==> flow/design.v <==
module rot_encoder
  #(parameter
    BAND_WIDTH = 32)
   (input logic                   sa,
    input logic                   sb,
    output logic [BAND_WIDTH-1:0] count,
    input logic                   clk,
    input logic                   rstn);
   logic [BAND_WIDTH-1:0]         count_r;
   logic [3:0]                    patern;
   logic [1:0]                    sa_q, sb_q;
   always_comb begin
      count  = count_r;
      patern = {sa_q[1], sb_q[1], sa_q[0], sb_q[0]};
   end
   always_ff @(posedge clk) begin
      if(!rstn) begin
         count_r <= 0;
         sa_q    <= 0;
         sb_q    <= 0;
      end
      else begin
         sa_q[1] <= sa_q[0];
         sb_q[1] <= sb_q[0];
         sa_q[0] <= sa;
         sb_q[0] <= sb;
         case(patern)
           4'b0010: count_r <= count_r + 1;
           4'b1011: count_r <= count_r + 1;
           4'b1101: count_r <= count_r + 1;
           4'b0100: count_r <= count_r + 1;
           4'b0001: count_r <= count_r - 1;
           4'b0111: count_r <= count_r - 1;
           4'b1110: count_r <= count_r - 1;
           4'b1000: count_r <= count_r - 1;
           default: count_r <= count_r;
         endcase
      end
   end
endmodule
module pwm_generator
  #(parameter
    BAND_WIDTH       = 32,
    PWM_PERIOD_CYCLE = 1000)
   (input logic [BAND_WIDTH-1:0] width,
    output logic                 pwm,
    input logic                  clk,
    input logic                  rstn);
   logic [BAND_WIDTH-1:0]        count_r;
   always_comb begin
      pwm = (count_r < width) ? 1 : 0;
   end
   always_ff @(posedge clk) begin
      if(!rstn) begin
         count_r <= 0;
      end
      else if(count_r < PWM_PERIOD_CYCLE) begin
         count_r <= count_r + 1;
      end
      else begin
         count_r <= 0;
      end
   end
endmodule
module p_controller
  #(parameter
    BAND_WIDTH         = 32,
    CLK_FREQ           = 100_000_000,
    ONE_ROTATION_PULSE = 630,  
    SAMPLING_RATE      = 100,  
    localparam
    PI_FIXED           = 804,  
    RESOLUTION         = 2 * PI_FIXED * SAMPLING_RATE / ONE_ROTATION_PULSE,
    UPDATE_INTERVAL    = CLK_FREQ / SAMPLING_RATE)
   (input  logic [31:0]           target_rot_v,
    input  logic [31:0]           p_gain,
    input  logic [31:0]           rot_cnt,
    output logic [BAND_WIDTH-1:0] pulse_width,
    input  logic                  clk,
    input  logic                  rstn);
   typedef enum logic [1:0] {STT_GET_ERROR,
                             STT_CALC_TERM,
                             STT_CALC_PULSE,
                             STT_WAIT} p_statetype;
   p_statetype  p_state;
   logic [31:0] cnt_r;
   logic        update_flag;
   logic [31:0] rot_cnt_r;
   logic signed [BAND_WIDTH*2-1:0] pulse_width_r, pulse_width_w;
   logic signed [BAND_WIDTH*2-1:0] rotate_samp_cnt_r;
   logic signed [BAND_WIDTH*2-1:0] error_w;
   logic signed [BAND_WIDTH*2-1:0] error_r, p_error_r;
   logic signed [BAND_WIDTH*2-1:0] p_term_r;
   logic signed [BAND_WIDTH*2-1:0] p_term_w;
   logic [31:0] p_gain_r;
   always_comb begin
      update_flag   = (cnt_r == UPDATE_INTERVAL) ? 1 : 0;
      error_w       = $signed(target_rot_v) - (rotate_samp_cnt_r * $signed(RESOLUTION));
      p_term_w      = ($signed(p_gain_r) * error_r);
      pulse_width_w = pulse_width_r + p_term_r;
      pulse_width   = pulse_width_r;
   end
   always_ff @(posedge clk) begin
      if(!rstn) begin
         p_state           <= STT_WAIT;
         cnt_r             <= 0;
         pulse_width_r     <= 0;
         rotate_samp_cnt_r <= 0;
         rot_cnt_r         <= 0;
         error_r           <= 0;
         p_error_r         <= 0;
         p_term_r          <= 0;
      end
      else begin
         p_gain_r <= p_gain;
         if(update_flag) begin
            cnt_r <= 0;
         end
         else begin
            cnt_r <= cnt_r + 1;
         end
         case(p_state)
           STT_GET_ERROR: begin
              p_error_r <= error_r;
              error_r   <= error_w;
              p_state <= STT_CALC_TERM;
           end
           STT_CALC_TERM: begin
              p_term_r <= p_term_w >>> 16;
              p_state  <= STT_CALC_PULSE;
           end
           STT_CALC_PULSE: begin
              pulse_width_r <= (target_rot_v != 0) ? pulse_width_w : 0;
              p_state       <= STT_WAIT;
           end
           STT_WAIT: begin
              if(update_flag) begin
                 rotate_samp_cnt_r <= $signed(rot_cnt) - $signed(rot_cnt_r);
                 rot_cnt_r         <= rot_cnt;
                 p_state           <= STT_GET_ERROR;
              end
           end
         endcase
      end
   end
endmodule
module motor_ctrl
  #(parameter
    CLK_FREQ = 100_000,
    localparam
    BAND_WIDTH         = 32,
    ONE_ROTATION_PULSE = 630,  
    SAMPLING_RATE      = 100,  
    PWM_PERIOD         = 40,   
    PWM_PERIOD_CYCLE   = (CLK_FREQ / 100_000) * PWM_PERIOD)
   (output logic                  pwm,
    output logic                  dir,
    output logic [BAND_WIDTH-1:0] pulse_width,
    output logic [BAND_WIDTH-1:0] rot_cnt,
    input  logic [31:0]           target_rot_v,
    input  logic [31:0]           p_gain,
    input  logic                  sa,
    input  logic                  sb,
    input  logic                  clk,
    input  logic                  rstn);
   logic [BAND_WIDTH-1:0] pwm_pulse_width;
   pwm_generator #(.BAND_WIDTH(BAND_WIDTH),
                   .PWM_PERIOD_CYCLE(PWM_PERIOD_CYCLE))
   pwm_gen_inst(.width(pwm_pulse_width),
                .pwm(pwm),
                .clk(clk),
                .rstn(rstn));
   rot_encoder #(.BAND_WIDTH(BAND_WIDTH))
   rot_encoder_inst(.sa(sa),
                    .sb(sb),
                    .count(rot_cnt),
                    .clk(clk),
                    .rstn(rstn));
   p_controller #(.BAND_WIDTH(BAND_WIDTH),
                  .CLK_FREQ(CLK_FREQ),
                  .ONE_ROTATION_PULSE(ONE_ROTATION_PULSE),
                  .SAMPLING_RATE(SAMPLING_RATE))
   p_ctrl_inst(.target_rot_v(target_rot_v),
               .p_gain(p_gain),
               .rot_cnt(rot_cnt),
               .pulse_width(pulse_width),
               .clk(clk),
               .rstn(rstn));
   always_comb begin
      dir             = pulse_width[31:31] ? 1'b1 : 1'b0;
      pwm_pulse_width = pulse_width[31:31] ? ~pulse_width : pulse_width;
   end
endmodule
# Reports on motor_ctrl
# Tool output for the design above, in the order of the flow.
# Line numbers count from 1 in the design file above.
# Not given: -
dict set report setup {
  design {motor_ctrl}
  clock_port {clk}
  cell_library {sky130hd}
  lib_corner {tt_025C_1v80}
}

# Word level
# Yosys after proc, flatten, opt, wreduce and memory -nomap, before mapping. Memory bits, and registers merged into a memory's read port (data or address), are not among the register bits. Print and check cells are not counted. Equal cells are merged and count once.
dict set report op_classes {
  logic 2
  n_eq 13
  n_mux 8
  n_mul 2
  n_addsub 7
  reduce_and_logical 10
  compare 2
}
# cell n
set ops {}
lappend ops {{32-bit by 64-bit multiplier with 64-bit output} 1}
lappend ops {{64-bit by 9-bit multiplier with 64-bit output (second input constant)} 1}
lappend ops {{32-bit by 1-bit adder with 32-bit output (second input constant)} 3}
lappend ops {{32-bit by 64-bit subtractor with 64-bit output} 1}
lappend ops {{64-bit by 48-bit adder with 64-bit output} 1}
lappend ops {{32-bit case mux with 2-bit select} 1}
lappend ops {{64-bit two-way mux} 1}
lappend ops {{32-bit by 32-bit subtractor with 33-bit output} 1}
lappend ops {{32-bit by 1-bit subtractor with 32-bit output (second input constant)} 1}
lappend ops {{32-bit by 10-bit equality test with 1-bit output (second input constant)} 1}
lappend ops {{32-bit less-than comparator} 1}
lappend ops {{32-bit by 6-bit less-than comparator with 1-bit output (second input constant)} 1}
lappend ops {{32-bit NOT} 1}
lappend ops {{32-bit nonzero test} 1}
lappend ops {{32-bit two-way mux} 1}
lappend ops {{4-bit equality test (second input constant)} 4}
lappend ops {{4-bit by 3-bit equality test with 1-bit output (second input constant)} 2}
lappend ops {{4-bit OR reduction} 2}
lappend ops {{2-bit case mux with 4-bit select} 1}
lappend ops {{2-bit AND reduction} 3}
lappend ops {{2-bit equality test (second input constant)} 2}
lappend ops {{4-bit by 1-bit equality test with 1-bit output (second input constant)} 1}
lappend ops {{4-bit by 2-bit equality test with 1-bit output (second input constant)} 1}
lappend ops {{4-bit nonzero test} 1}
lappend ops {{1-bit two-way mux} 3}
lappend ops {{2-bit by 1-bit equality test with 1-bit output (second input constant)} 1}
lappend ops {{2-bit by 1-bit != test with 1-bit output (second input constant)} 1}
lappend ops {{2-bit zero test} 1}
# Other operator kinds: 4; their cells: 4.
dict set report word_totals {
  word_cells 56
  out_inout_bits 66
  inputBits 68
  regBits 406
}

# Depth
# Yosys ltp: most cells in a row. Word level: on the elaborated netlist, between registers, memories and ports. Mapped: between sequential cells and ports; inverters and the memories' decode and read muxes count.
dict set report depth {
  depth_word 4
  ABC_AREA 0
  mapped_depth 29
  mapped_depth_nobuf 27
}

# After synthesis
# The flow's flattened synthesis, as Yosys stat reports it; memories are mapped. The netlist is that of the ABC_AREA named above (0 if unset); the other value can give another one.
# The area totals of this step are shown rounded.
# type n type_area_um2
set types {}
lappend types {sky130_fd_sc_hd__fa_1 1095 2.19E+04}
lappend types {sky130_fd_sc_hd__dfxtp_1 281 5.63E+03}
lappend types {sky130_fd_sc_hd__ha_1 408 5.1E+03}
lappend types {sky130_fd_sc_hd__inv_1 1144 4.29E+03}
lappend types {sky130_fd_sc_hd__nand2_1 815 3.06E+03}
lappend types {sky130_fd_sc_hd__and2_1 449 2.81E+03}
lappend types {sky130_fd_sc_hd__xnor2_1 175 1532.72}
lappend types {sky130_fd_sc_hd__a21oi_1 227 1136.09}
lappend types {sky130_fd_sc_hd__clkbuf_1 259 972.182}
lappend types {sky130_fd_sc_hd__edfxtp_1 32 960.922}
lappend types {sky130_fd_sc_hd__xor2_1 88 770.739}
lappend types {sky130_fd_sc_hd__nor2_1 201 754.474}
lappend types {sky130_fd_sc_hd__a21o_1 73 548.026}
lappend types {sky130_fd_sc_hd__mux2i_1 51 510.49}
lappend types {sky130_fd_sc_hd__o21ai_0 102 510.49}
lappend types {sky130_fd_sc_hd__nand3_1 68 340.326}
lappend types {sky130_fd_sc_hd__a22o_1 30 262.752}
lappend types {sky130_fd_sc_hd__a211oi_1 33 247.738}
# Not listed: further types 67, cells in them 438.
dict set report synth_totals {
  synth_area_um2 54460
  n_buf 280
  stdcells 5969
  flip_flops 313
  seq_area_um2 6586
}
# The figures by module come from a second, unflattened synthesis with its own total; it is not the netlist above.
dict set report hier_totals {
  hier_cells 6092
  area_unflattened_um2 55210
}
# Rows give one instance, submodules left out.
# mod n_cells seq_area_um2 mod_area_um2 n_inst
set modules {}
lappend modules {p_controller 5522 5225 50360 1}
lappend modules {{rot_encoder (BAND_WIDTH=32)} 365 720.7 2910 1}
lappend modules {pwm_generator 168 640.6 1585 1}
lappend modules {motor_ctrl 37 0.0 354.1 1}

# Worst setup path after synthesis
# OpenSTA on the mapped netlist: ideal clock, no wires. The path of least setup slack (recovery checks aside). Input and output delay are each 20% of the period. Register names are those of the netlist, which keeps one name where synthesis merged equal registers.
dict set report synth_timing {
  kind {register to register}
  from {reg p_ctrl_inst.p_gain_r[8]}
  to {reg p_ctrl_inst.p_term_r[30]}
  launch_ns 0.000
  t_required_ns 9.873
  t_arrival_ns 7.115
  path_slack_ns 2.758
  setup_time_ns 0.127
  clock_period_ns 10.0
  delay_ns 7.242
  stages 25
  period_less_setup_slack_ns 7.242
}
# "delay_ns" = arrival - input delay + setup time.
# "stages": output pins that drive a net of the path, with the launching flip-flop's if there is one; two outputs of one cell count as two.
# "period_less_setup_slack_ns" = period - worst setup slack (recovery checks aside). The figure is calculated, with input and output delays left at 20% of the set period.
# The rows between start and end are the longest chain of elaborated cells between them; the timing report does not say that the signal goes this way. Where chains are equally long, one stands for them.
# Each line given opens the expression or statement behind the cell; cells for indexed reads and writes are added by Yosys, which also makes memories of some case tables.
dict set report synth_via {
  cell_sequence {sky130_fd_sc_hd__edfxtp_1 sky130_fd_sc_hd__clkbuf_1 sky130_fd_sc_hd__clkbuf_1 sky130_fd_sc_hd__nand2_1 sky130_fd_sc_hd__fa_1 sky130_fd_sc_hd__fa_1 sky130_fd_sc_hd__fa_1 sky130_fd_sc_hd__fa_1 sky130_fd_sc_hd__inv_1 sky130_fd_sc_hd__fa_1 sky130_fd_sc_hd__fa_1 sky130_fd_sc_hd__fa_1 sky130_fd_sc_hd__fa_1 sky130_fd_sc_hd__ha_1 sky130_fd_sc_hd__a21o_1 sky130_fd_sc_hd__a21o_1 sky130_fd_sc_hd__a21oi_1 sky130_fd_sc_hd__o21ai_0 sky130_fd_sc_hd__a2111oi_0 sky130_fd_sc_hd__and3b_1 sky130_fd_sc_hd__o31a_2 sky130_fd_sc_hd__o21ai_2 sky130_fd_sc_hd__a221o_1 sky130_fd_sc_hd__nand4b_1 sky130_fd_sc_hd__o211ai_1}
  elab_chain_len 1
  cells_between 1
}
# element line_no
set synth_lines {}
lappend synth_lines {{start: declaration} 95} ;# logic [31:0] p_gain_r;
lappend synth_lines {{start: assignment} 115} ;# p_gain_r <= p_gain;
lappend synth_lines {{32-bit by 64-bit multiplier with 64-bit output} 99} ;# p_term_w      = ($signed(p_gain_r) * error_r);
lappend synth_lines {{end: assignment} 112} ;# p_term_r          <= 0;
lappend synth_lines {{end: assignment} 129} ;# p_term_r <= p_term_w >>> 16;
lappend synth_lines {{end: declaration} 93} ;# logic signed [BAND_WIDTH*2-1:0] p_term_r;

# Worst path after layout
# From the final timing report of run 1: the path of least setup slack in the routed layout; clock arrival at registers is part of the times.
dict set report layout_timing {
  kind {register to register}
  from {reg p_ctrl_inst.p_gain_r[8]}
  to {reg p_ctrl_inst.p_term_r[30]}
  setup_time_ns 0.12
  clock_period_ns 12.1
  stages 25
  launch_ns 0.64
  t_arrival_ns 10.63
  t_required_ns 12.63
  path_slack_ns 2.00
}
# The rows between start and end are the longest chain of elaborated cells between them; the timing report does not say that the signal goes this way. Where chains are equally long, one stands for them.
dict set report layout_via {
  cell_sequence {sky130_fd_sc_hd__edfxtp_1 sky130_fd_sc_hd__clkbuf_1 sky130_fd_sc_hd__clkbuf_1 sky130_fd_sc_hd__nand2_1 sky130_fd_sc_hd__fa_1 sky130_fd_sc_hd__fa_1 sky130_fd_sc_hd__fa_1 sky130_fd_sc_hd__fa_1 sky130_fd_sc_hd__inv_1 sky130_fd_sc_hd__fa_1 sky130_fd_sc_hd__fa_1 sky130_fd_sc_hd__fa_1 sky130_fd_sc_hd__fa_1 sky130_fd_sc_hd__ha_1 sky130_fd_sc_hd__a21o_1 sky130_fd_sc_hd__a21o_1 sky130_fd_sc_hd__a21oi_1 sky130_fd_sc_hd__o21ai_0 sky130_fd_sc_hd__a2111oi_0 sky130_fd_sc_hd__and3b_1 sky130_fd_sc_hd__o31a_2 sky130_fd_sc_hd__o21ai_2 sky130_fd_sc_hd__a221o_1 sky130_fd_sc_hd__nand4b_1 sky130_fd_sc_hd__o211ai_1}
  elab_chain_len 1
  cells_between 1
}
# element line_no
set layout_lines {}
lappend layout_lines {{start: declaration} 95} ;# logic [31:0] p_gain_r;
lappend layout_lines {{start: assignment} 115} ;# p_gain_r <= p_gain;
lappend layout_lines {{32-bit by 64-bit multiplier with 64-bit output} 99} ;# p_term_w      = ($signed(p_gain_r) * error_r);
lappend layout_lines {{end: assignment} 112} ;# p_term_r          <= 0;
lappend layout_lines {{end: assignment} 129} ;# p_term_r <= p_term_w >>> 16;
lappend layout_lines {{end: declaration} 93} ;# logic signed [BAND_WIDTH*2-1:0] p_term_r;

Wiki page: motor_ctrl / flow data

Design motor_ctrl on sky130hd. What follows are 4 stored runs of the flow, each under its own settings; their order means nothing. The constraints put input and output delay at 20% of the set period each and load the outputs with 0.01 pF.
"timing.achieved_period_ns": clock period set for the run, less the worst setup slack. It is reckoned from that one timing run; input and output delays stay at 20% of the period that was set.
"worst_path_time_ns": the worst setup path's part of the clock period (all of it between registers, 20% less for each end at a port) less its slack. A launch clock that arrives late makes it longer, a capture clock that arrives late makes it shorter.
By "power_total_uw" is meant OpenSTA's value without simulated activity: inputs other than the clock are taken to toggle once in ten clock periods, and the tool carries that through the logic.
The results are shown rounded.

# run 1
==> flow/run.sh <==
#!/bin/bash
# the make line also repeats the synthesis and layout settings of config.mk as NAME=value (left out here)
make -C /OpenROAD-flow-scripts/flow DESIGN_CONFIG=/design/flow/config.mk WORK_HOME=/design/flow/orfs CLKGATE_MAP_FILE= finish
==> flow/config.mk <==
export PLATFORM = sky130hd
export DESIGN_NAME = motor_ctrl
export DESIGN_NICKNAME = motor_ctrl
export VERILOG_FILES = /design/flow/design.v
export SDC_FILE = /design/flow/constraint.sdc
export NUM_CORES = 4
export LEC_CHECK = 0
export CAP_MARGIN = 20
export CELL_PAD_IN_SITES_DETAIL_PLACEMENT = 1
export CELL_PAD_IN_SITES_GLOBAL_PLACEMENT = 0
export CORE_MARGIN = 9
export CORE_UTILIZATION = 39
export CTS_CLUSTER_DIAMETER = 176
export GPL_ROUTABILITY_DRIVEN = 1
export GPL_TIMING_DRIVEN = 0
export HOLD_SLACK_MARGIN = 0.16
export MIN_ROUTING_LAYER = met2
export SETUP_SLACK_MARGIN = -0.23
export SLEW_MARGIN = 40
==> flow/constraint.sdc <==
create_clock -name core_clock -period 12.1 [get_ports {clk}]
set_input_delay 2.4200 -clock core_clock [delete_from_list [all_inputs] [get_ports {clk}]]
set_output_delay 2.4200 -clock core_clock [all_outputs]
set_load 0.01 [all_outputs]

==> run 1: results <==
synth_chip_area_um2=54460
design_die_area_um2=153400
cell_area_final_um2=59990
final_util_frac=0.435
setup_worst_slack_ns=2.001
fin_tns_ns=0.000
holdWs_ns=0.454
power_total_uw=3366
timing.achieved_period_ns=10.099
worst_path_time_ns=10.10
worst_setup_path_type="register to register"

# run 2
==> flow/run.sh <==
#!/bin/bash
# the make line also repeats the synthesis and layout settings of config.mk as NAME=value (left out here)
make -C /OpenROAD-flow-scripts/flow DESIGN_CONFIG=/design/flow/config.mk WORK_HOME=/design/flow/orfs CLKGATE_MAP_FILE= finish
==> flow/config.mk <==
export PLATFORM = sky130hd
export DESIGN_NAME = motor_ctrl
export DESIGN_NICKNAME = motor_ctrl
export VERILOG_FILES = /design/flow/design.v
export SDC_FILE = /design/flow/constraint.sdc
export NUM_CORES = 4
export LEC_CHECK = 0
export CAP_MARGIN = 15
export CELL_PAD_IN_SITES_DETAIL_PLACEMENT = 2
export CORE_MARGIN = 8
export CORE_UTILIZATION = 37
export CTS_CLUSTER_DIAMETER = 24
export GPL_TIMING_DRIVEN = 1
export MAX_ROUTING_LAYER = met5
export PLACE_DENSITY = 0.47
export SLEW_MARGIN = 20
==> flow/constraint.sdc <==
create_clock -name core_clock -period 6.24 [get_ports {clk}]
set_input_delay 1.2480 -clock core_clock [delete_from_list [all_inputs] [get_ports {clk}]]
set_output_delay 1.2480 -clock core_clock [all_outputs]
set_load 0.01 [all_outputs]

==> run 2: results <==
synth_chip_area_um2=54460
design_die_area_um2=159700
cell_area_final_um2=67710
final_util_frac=0.464
setup_worst_slack_ns=-1.501
fin_tns_ns=-39.08
holdWs_ns=0.456
power_total_uw=10580
timing.achieved_period_ns=7.741
worst_path_time_ns=7.74
worst_setup_path_type="register to register"

# run 3
==> flow/run.sh <==
#!/bin/bash
# the make line also repeats the synthesis and layout settings of config.mk as NAME=value (left out here)
make -C /OpenROAD-flow-scripts/flow DESIGN_CONFIG=/design/flow/config.mk WORK_HOME=/design/flow/orfs CLKGATE_MAP_FILE= finish
==> flow/config.mk <==
export PLATFORM = sky130hd
export DESIGN_NAME = motor_ctrl
export DESIGN_NICKNAME = motor_ctrl
export VERILOG_FILES = /design/flow/design.v
export SDC_FILE = /design/flow/constraint.sdc
export NUM_CORES = 4
export LEC_CHECK = 0
export CAP_MARGIN = 10
export CELL_PAD_IN_SITES_DETAIL_PLACEMENT = 0
export CELL_PAD_IN_SITES_GLOBAL_PLACEMENT = 3
export CORE_ASPECT_RATIO = 0.55
export CORE_MARGIN = 2
export CORE_UTILIZATION = 69
export CTS_CLUSTER_DIAMETER = 81
export CTS_CLUSTER_SIZE = 98
export GPL_ROUTABILITY_DRIVEN = 0
export GPL_TIMING_DRIVEN = 0
export MAX_ROUTING_LAYER = met4
export MIN_ROUTING_LAYER = met1
export PLACE_DENSITY_LB_ADDON = 0.14
export SETUP_SLACK_MARGIN = 2.18
export SLEW_MARGIN = 20
export TNS_END_PERCENT = 35
==> flow/constraint.sdc <==
create_clock -name core_clock -period 12.6 [get_ports {clk}]
set_input_delay 2.5200 -clock core_clock [delete_from_list [all_inputs] [get_ports {clk}]]
set_output_delay 2.5200 -clock core_clock [all_outputs]
set_load 0.01 [all_outputs]

==> run 3: results <==
outcome="no final report: placement broke off with FLW-0024"

# run 4
==> flow/run.sh <==
#!/bin/bash
# the make line also repeats the synthesis and layout settings of config.mk as NAME=value (left out here)
make -C /OpenROAD-flow-scripts/flow DESIGN_CONFIG=/design/flow/config.mk WORK_HOME=/design/flow/orfs CLKGATE_MAP_FILE= finish
==> flow/config.mk <==
export PLATFORM = sky130hd
export DESIGN_NAME = motor_ctrl
export DESIGN_NICKNAME = motor_ctrl
export VERILOG_FILES = /design/flow/design.v
export SDC_FILE = /design/flow/constraint.sdc
export NUM_CORES = 4
export LEC_CHECK = 0
export CAP_MARGIN = 20
export CORE_MARGIN = 2
export CORE_UTILIZATION = 39
export PLACE_DENSITY = 0.6
export SLEW_MARGIN = 20
==> flow/constraint.sdc <==
create_clock -name core_clock -period 8.84 [get_ports {clk}]
set_input_delay 1.7680 -clock core_clock [delete_from_list [all_inputs] [get_ports {clk}]]
set_output_delay 1.7680 -clock core_clock [all_outputs]
set_load 0.01 [all_outputs]

==> run 4: results <==
synth_chip_area_um2=54460
design_die_area_um2=142600
cell_area_final_um2=59520
final_util_frac=0.428
setup_worst_slack_ns=0.440
fin_tns_ns=0.000
holdWs_ns=0.451
power_total_uw=4357
timing.achieved_period_ns=8.400
worst_path_time_ns=8.40
worst_setup_path_type="register to register"
